==> flow/design.v <==
module pg_0 (
    input logic a,
    input logic b,
    output logic p,
    output logic g
);
assign p = a ^ b;
assign g = a & b;
endmodule
module pg_1plus (
    input logic pi_cur,
    input logic gi_cur,
    input logic pi_prev,
    input logic gi_prev,
    output logic pout,
    output logic gout
);
assign pout = pi_cur & pi_prev;
assign gout = gi_cur | (pi_cur & gi_prev);
endmodule
module ks_add #(
    parameter N = 64
)
(
    input  logic         clk,
    input  logic         rstn_,
    input  logic         en,
    input  logic [N-1:0] a,
    input  logic [N-1:0] b,
    output logic [N-1:0] out
);
    localparam int stages = $clog2(N) + 1;
    function automatic integer log2_arr(input integer x);
        integer k;
        begin
            log2_arr = 0;
            for (k = 1; k < 31; k = k + 1)
                if (x >= (1 << k)) log2_arr = k;
        end
    endfunction
    genvar i;
    generate
        for (i = 0; i < stages; i++) begin : gen_pg
            logic [(N-(2**(i-1)))-1:0] g_reg_array;
            logic [(N-(2**(i-1)))-1:0] p_reg_array;
            logic [(N-(2**(i-1)))-1:0] p_out_array;
            logic [(N-(2**(i-1)))-1:0] g_out_array;
        end
    endgenerate
    genvar j;
    generate
        for (j = 0; j < stages; j++) begin : reg_assign
            always_ff @( posedge clk ) begin
                if ( !rstn_ ) begin
                    gen_pg[j].g_reg_array <= 0;
                    gen_pg[j].p_reg_array <= 0;
                end
                else if ( en ) begin
                    gen_pg[j].g_reg_array <= gen_pg[j].g_out_array;
                    gen_pg[j].p_reg_array <= gen_pg[j].p_out_array;
                end
                else begin
                    gen_pg[j].g_reg_array <= gen_pg[j].g_reg_array;
                    gen_pg[j].p_reg_array <= gen_pg[j].p_reg_array;
                end
            end
        end
    endgenerate
    genvar step;
    generate 
        for (i = 0; i < N; i++) begin
            pg_0 step0(a[i], b[i], gen_pg[0].p_out_array[i], gen_pg[0].g_out_array[i]);
        end
        for (step = 1; step <= stages; step++) begin
            for (i = 0; i < N-2**(step-1); i++) begin 
                if (step == 1) begin
                    pg_1plus stepn(gen_pg[0].p_reg_array[i+1],  
                                 gen_pg[0].g_reg_array[i+1], 
                                 gen_pg[0].p_reg_array[i], 
                                 gen_pg[0].g_reg_array[i], 
                                 gen_pg[step].p_out_array[i], 
                                 gen_pg[step].g_out_array[i]);
                end
                if (step > 1) begin
                    if (i==0) begin
                        pg_1plus stepn(gen_pg[step-1].p_reg_array[i+2**(step-2)],  
                                 gen_pg[step-1].g_reg_array[i+2**(step-2)], 
                                 gen_pg[0].p_reg_array[0], 
                                 gen_pg[0].g_reg_array[0], 
                                 gen_pg[step].p_out_array[0], 
                                 gen_pg[step].g_out_array[0]);
                    end
                    else if (i < 2**(step-2)) begin 
                        pg_1plus stepn(gen_pg[step-1].p_reg_array[i+2**(step-2)],                                         
                                 gen_pg[step-1].g_reg_array[i+2**(step-2)],                                            
                                 gen_pg[log2_arr(i)+1].p_reg_array[i-2**(log2_arr(i))], 
                                 gen_pg[log2_arr(i)+1].g_reg_array[i-2**(log2_arr(i))],
                                 gen_pg[step].p_out_array[i], 
                                 gen_pg[step].g_out_array[i]);
                    end
                    else begin  
                        pg_1plus stepn(gen_pg[step-1].p_reg_array[i+2**(step-2)],  
                                 gen_pg[step-1].g_reg_array[i+2**(step-2)], 
                                 gen_pg[step-1].p_reg_array[i-2**(step-2)], 
                                 gen_pg[step-1].g_reg_array[i-2**(step-2)], 
                                 gen_pg[step].p_out_array[i], 
                                 gen_pg[step].g_out_array[i]);
                    end
                end
            end
        end
    endgenerate
    generate
        for (i = 0; i < N; i++) begin
            if ( i==0 ) begin
                assign out[0] = gen_pg[0].p_reg_array[0];
            end
            else if ( i==1 ) begin
                assign out[1] = gen_pg[0].p_reg_array[1] ^ gen_pg[0].g_reg_array[0];
            end
            else if (i <= N/2) begin  
                assign out[i] = (gen_pg[0].p_reg_array[i]) ^ (gen_pg[log2_arr(i-1)+1].g_reg_array[(i-1)-2**log2_arr(i-1)]); 
            end
            else begin
                assign out[i] = gen_pg[0].p_reg_array[i] ^ gen_pg[stages-1].g_reg_array[(i-1)-(N/2)]; 
            end
        end
    endgenerate
endmodule
# [Tool chain data of ks_add]
# Module ks_add before and after one edit of its RTL, step after step.
# "before" refers to lines of the RTL above, "after" to lines of the edited file.
# "change" is "after" less "before", of the values as shown; "change_rel_pct" is that difference over "before", in percent.
# Operators carry their Yosys type and port widths (W data, S select, Z words).
# Cell names lack the library's common part.
# Not given: --
[setup] top_module="ks_add" clk_port="clk" cell_library="sky130hd" lib_corner="tt_025C_1v80"

# [The edit]
# Unified diff, file above to edited file.
# The edited RTL no longer does the same as the RTL above: the edit was made by script, with no optimisation intended.
# begin of diff
@@ -52,9 +52,5 @@
         for (j = 0; j < stages; j++) begin : reg_assign
             always_ff @( posedge clk ) begin
-                if ( !rstn_ ) begin
-                    gen_pg[j].g_reg_array <= 0;
-                    gen_pg[j].p_reg_array <= 0;
-                end
-                else if ( en ) begin
+                if ( en ) begin
                     gen_pg[j].g_reg_array <= gen_pg[j].g_out_array;
                     gen_pg[j].p_reg_array <= gen_pg[j].p_out_array;
# end of diff

# [Elaborated design]
# Source: Yosys, flattened and elaborated, memories not mapped. Widths are those after wreduce; folded enables and synchronous resets count as part of the registers. Registers that Yosys merges into a memory's read port (data or address) are not register bits. Print and check cells do not count. Equal cells are merged and count once.
[op_classes] item="n_logic" before=1120 after=1120 change=0 change_rel_pct=0.00
[ops] operator="$and A1 B1 Y1" before=673 after=673 change=0 change_rel_pct=0.00
[ops] operator="$or A1 B1 Y1" before=320 after=320 change=0 change_rel_pct=0.00
[ops] operator="$xor A1 B1 Y1" before=127 after=127 change=0 change_rel_pct=0.00
[bits] item="output_inout_bits" before=64 after=64 change=0 change_rel_pct=0.00
[bits] item="ff_bits" before=737 after=737 change=0 change_rel_pct=0.00
[bits] item="elab_cells" before=1133 after=1133 change=0 change_rel_pct=0.00
[bits] item="in_bits" before=131 after=131 change=0 change_rel_pct=0.00

# [Depth]
# Depth = most cells in a row (Yosys ltp): at word level without a register or memory, in the mapped netlist without a sequential cell, where the memories' decode and read muxes count.
[logic_depth] item="word_depth" before=2 after=2 change=0 change_rel_pct=0.00
[logic_depth] item="ABC_AREA" before="0" after="0"
[logic_depth] item="depth_mapped" before=6 after=2 change=-4 change_rel_pct=-66.67
[logic_depth] item="mapped_depth_nobuf" before=3 after=2 change=-1 change_rel_pct=-33.33

# [Netlist]
# The flow's flattened synthesis, as Yosys stat reports it; memories are mapped. The netlist is that of the ABC_AREA named above (0 if unset); the other value can give another one.
[synth_totals] item="area_um2" before=28085.7 after=26182.6 change=-1903.1 change_rel_pct=-6.78
[synth_totals] item="n_buf" before=219 after=1 change=-218 change_rel_pct=-99.54
[synth_totals] item="cell_count" before=2999 after=1391 change=-1608 change_rel_pct=-53.62
[synth_totals] item="ff_cells" before=695 after=695 change=0 change_rel_pct=0.00
[synth_totals] item="sequential_area_um2" before=13913.3 after=20870.0 change=6956.7 change_rel_pct=50.00
[types] cell="dfxtp_1" before=695 after=0 change=-695 change_rel_pct=-100.00
[types] cell="edfxtp_1" before=0 after=695 change=695
[types] cell="a21oi_1" before=630 after=0 change=-630 change_rel_pct=-100.00
[types] cell="o21ai_0" before=316 after=0 change=-316 change_rel_pct=-100.00
[types] cell="a21o_1" before=0 after=309 change=309
[types] cell="nand2b_1" before=253 after=0 change=-253 change_rel_pct=-100.00
[types] cell="nand3_1" before=253 after=0 change=-253 change_rel_pct=-100.00
[types] cell="and2_1" before=0 after=253 change=253
[types] cell="a21boi_1" before=237 after=0 change=-237 change_rel_pct=-100.00
[types] cell="mux2i_1" before=126 after=0 change=-126 change_rel_pct=-100.00
[types] cell="nor2b_1" before=126 after=0 change=-126 change_rel_pct=-100.00
[types] cell="clkbuf_1" before=95 after=0 change=-95 change_rel_pct=-100.00
[types] cell="buf_2" before=51 after=0 change=-51 change_rel_pct=-100.00
[types] cell="buf_4" before=40 after=1 change=-39 change_rel_pct=-97.50
[types] cell="buf_6" before=33 after=0 change=-33 change_rel_pct=-100.00
[types] cell="a21boi_0" before=16 after=0 change=-16 change_rel_pct=-100.00
[types] cell="a21o_2" before=0 after=5 change=5
[types] cell="xor2_1" before=62 after=63 change=1 change_rel_pct=1.61
# The list need not be complete.
# By module: a second synthesis without flattening, with its own total; a netlist apart from the flattened one above.
[unflattened] item="cells_unflattened" before=3095 after=1483 change=-1612 change_rel_pct=-52.08
[unflattened] item="hier_area_um2" before=32986.6 after=27466.3 change=-5520.3 change_rel_pct=-16.73
# Rows give one instance, submodules left out.
[modules_before] module="ks_add" area_um2=27850.5 instances=1 cells=2401 seq_area_um2=14513.9
[modules_before] module="pg_1plus" area_um2=13.8 instances=315 cells=2 seq_area_um2=0.0
[modules_before] module="pg_0" area_um2=12.5 instances=64 cells=1 seq_area_um2=0.0
[modules_after] module="ks_add" area_um2=22330.2 instances=1 cells=789 seq_area_um2=21770.9
[modules_after] module="pg_1plus" area_um2=13.8 instances=315 cells=2 seq_area_um2=0.0
[modules_after] module="pg_0" area_um2=12.5 instances=64 cells=1 seq_area_um2=0.0

# [Path before layout]
# Path of least setup slack by OpenSTA after synthesis, without wires, with an ideal clock, recovery checks aside; 20% of the period is set as input and as output delay. Where synthesis merged equal registers, the netlist keeps one of their names.
[synth_path] item="path_type" before="in2reg" after="reg2out"
[synth_path] item="start" before="input en" after="register (no name shown)"
[synth_path] item="end" before="register (no name shown)" after="output out[1]"
[synth_path] item="output_delay_ns" after=0.400
[synth_path] item="driving_pins" before=6 after=2 change=-4 change_rel_pct=-66.67
[synth_path] item="t_first_pin_ns" before=0.400 after=0.000 change=-0.400 change_rel_pct=-100.00
[synth_path] item="setup_ns" before=0.116
[synth_path] item="path_delay_ns" before=0.886 after=0.780 change=-0.106 change_rel_pct=-11.96
[synth_path] item="t_required_ns" before=1.884 after=1.600 change=-0.284 change_rel_pct=-15.07
[synth_path] item="path_buffers" before=4 after=0 change=-4 change_rel_pct=-100.00
[synth_path] item="path_slack_ns" before=0.714 after=0.820 change=0.106
[synth_path] item="tclk_ns" before=2.0 after=2.0 change=0.0 change_rel_pct=0.00
[synth_path] item="in_delay_ns" before=0.400
[synth_path] item="t_arrival_ns" before=1.170 after=0.780 change=-0.390 change_rel_pct=-33.33
[synth_path] item="synth_period_reached_ns" before=1.286 after=1.18 change=-0.106 change_rel_pct=-8.24
# "path_delay_ns" = arrival - input delay + setup time.
# At an output port there is no setup time.
# "driving_pins" counts driving pins, that of a launching flip-flop among them; a cell with two outputs on the path counts twice.
# "synth_period_reached_ns" is the clock period less the worst setup slack; recovery checks do not enter. This is arithmetic on one report: input and output delays are still those of the set period (20% each).
# Between the ends stands the longest chain of elaborated cells between them, by number of cells; it is not shown to be the way that was timed. Of several equally long chains one is given.
# A line is the first line of the expression or statement that the cell stems from. Yosys adds cells for indexed reads and writes and turns some case tables into memories.
[synth_via_before] cell_sequence="buf_2 > buf_6 > buf_6 > buf_6 > mux2i_1 > nor2b_1"
[synth_rtl_before] item="from (decl)" line_no=27 source="input  logic         en,"
# before: Chain of elaborated cells between the ends: none given.
[synth_via_after] cell_sequence="edfxtp_1 > ha_1" elab_chain_len=1 cells_between=1 lines_between=1 classes_between="logic: 1"
[synth_rtl_after] item="$xor A1 B1 Y1" line_no=115 source="assign out[1] = gen_pg[0].p_reg_array[1] ^ gen_pg[0].g_reg_array[0];"
[synth_rtl_after] item="to (decl)" line_no=30 source="output logic [N-1:0] out"

# [Worst path after layout]
# From the final timing report of the runs of pair A: the path of least setup slack in the routed layout; clock arrival at registers is part of the times.
[layout_path] item="path_type" before="reg2out" after="reg2out"
[layout_path] item="start" before="register (no name shown)" after="register (no name shown)"
[layout_path] item="end" before="output out[55]" after="output out[30]"
[layout_path] item="driving_pins" before=3 after=4 change=1 change_rel_pct=33.33
[layout_path] item="tclk_ns" before=2.0 after=2.0 change=0.0 change_rel_pct=0.00
[layout_path] item="output_delay_ns" before=0.40 after=0.40 change=0.00 change_rel_pct=0.00
[layout_path] item="path_buffers" before=1 after=2 change=1 change_rel_pct=100.00
[layout_path] item="path_slack_ns" before=0.06 after=0.00 change=-0.06
[layout_path] item="t_required_ns" before=1.60 after=1.60 change=0.00 change_rel_pct=0.00
[layout_path] item="t_arrival_ns" before=1.54 after=1.60 change=0.06 change_rel_pct=3.90
[layout_path] item="t_first_pin_ns" before=0.62 after=0.61 change=-0.01 change_rel_pct=-1.61
# Between the ends stands the longest chain of elaborated cells between them, by number of cells; it is not shown to be the way that was timed. Of several equally long chains one is given.
[layout_via_before] cell_sequence="dfxtp_1 > xor2_1 > dlygate4sd2_1" elab_chain_len=1 cells_between=1 lines_between=1 classes_between="logic: 1"
[layout_rtl_before] item="$xor A1 B1 Y1" line_no=125 source="assign out[i] = gen_pg[0].p_reg_array[i] ^ gen_pg[stages-1].g_reg_array[(i-1)-(N/2)];"
[layout_rtl_before] item="to (decl)" line_no=30 source="output logic [N-1:0] out"
[layout_via_after] cell_sequence="edfxtp_1 > xor2_1 > buf_4 > buf_2" elab_chain_len=1 cells_between=1 lines_between=1 classes_between="logic: 1"
[layout_rtl_after] item="$xor A1 B1 Y1" line_no=118 source="assign out[i] = (gen_pg[0].p_reg_array[i]) ^ (gen_pg[log2_arr(i-1)+1].g_reg_array[(i-1)-2**log2_arr(i-1)]);"
[layout_rtl_after] item="to (decl)" line_no=30 source="output logic [N-1:0] out"

# [Layout results]
# Runs of the flow (Yosys, OpenROAD) on both versions; the two runs of a pair have the same settings. The constraints put input and output delay at 20% of the set period each and load the outputs with 0.01 pF.
[settings_pair_A] period_ns=2.0 CAP_MARGIN=20 CORE_MARGIN=2 CORE_UTILIZATION=40 SLEW_MARGIN=20
[results_pair_A] item="period_less_ws_ns" before=1.940 after=2.003 change=0.063 change_rel_pct=3.25
[results_pair_A] item="timing.hold.ws_ns" before=0.147 after=0.189 change=0.042
[results_pair_A] item="final_stdcell_area_um2" before=33742.4 after=32491.2 change=-1251.2 change_rel_pct=-3.71
[results_pair_A] item="design_power_uw" before=32121 after=33289 change=1168 change_rel_pct=3.64
[results_pair_A] item="synthArea_um2" before=28085.7 after=26182.6 change=-1903.1 change_rel_pct=-6.78
[results_pair_A] item="setup_ws_ns" before=0.060 after=-0.003 change=-0.063
[results_pair_A] item="total_die_area_um2" before=72350.2 after=67519.4 change=-4830.8 change_rel_pct=-6.68
[results_pair_A] item="setup_tns_ns" before=0.000 after=-0.003 change=-0.003
[settings_pair_B] CELL_PAD_IN_SITES_DETAIL_PLACEMENT=0 CORE_UTILIZATION=33 MIN_ROUTING_LAYER="met2" PLACE_DENSITY_LB_ADDON=0.2 SETUP_SLACK_MARGIN=0.24 SLEW_MARGIN=0 period_ns=1.51 CAP_MARGIN=20 CORE_MARGIN=2
[results_pair_B] item="period_less_ws_ns" before=1.737 after=1.841 change=0.104 change_rel_pct=5.99
[results_pair_B] item="timing.hold.ws_ns" before=0.107 after=0.024 change=-0.083
[results_pair_B] item="final_stdcell_area_um2" before=35235.0 after=33488.4 change=-1746.6 change_rel_pct=-4.96
[results_pair_B] item="design_power_uw" before=43541 after=46433 change=2892 change_rel_pct=6.64
[results_pair_B] item="synthArea_um2" before=28085.7 after=26182.6 change=-1903.1 change_rel_pct=-6.78
[results_pair_B] item="setup_ws_ns" before=-0.227 after=-0.331 change=-0.104
[results_pair_B] item="total_die_area_um2" before=87456.2 after=81610.2 change=-5846.0 change_rel_pct=-6.68
[results_pair_B] item="setup_tns_ns" before=-6.090 after=-12.510 change=-6.420
# "period_less_ws_ns" = clock period - worst setup slack. The figure is calculated, with input and output delays left at 20% of the set period.
# "design_power_uw": no workload was simulated; the value follows from the tool's default switching activity.
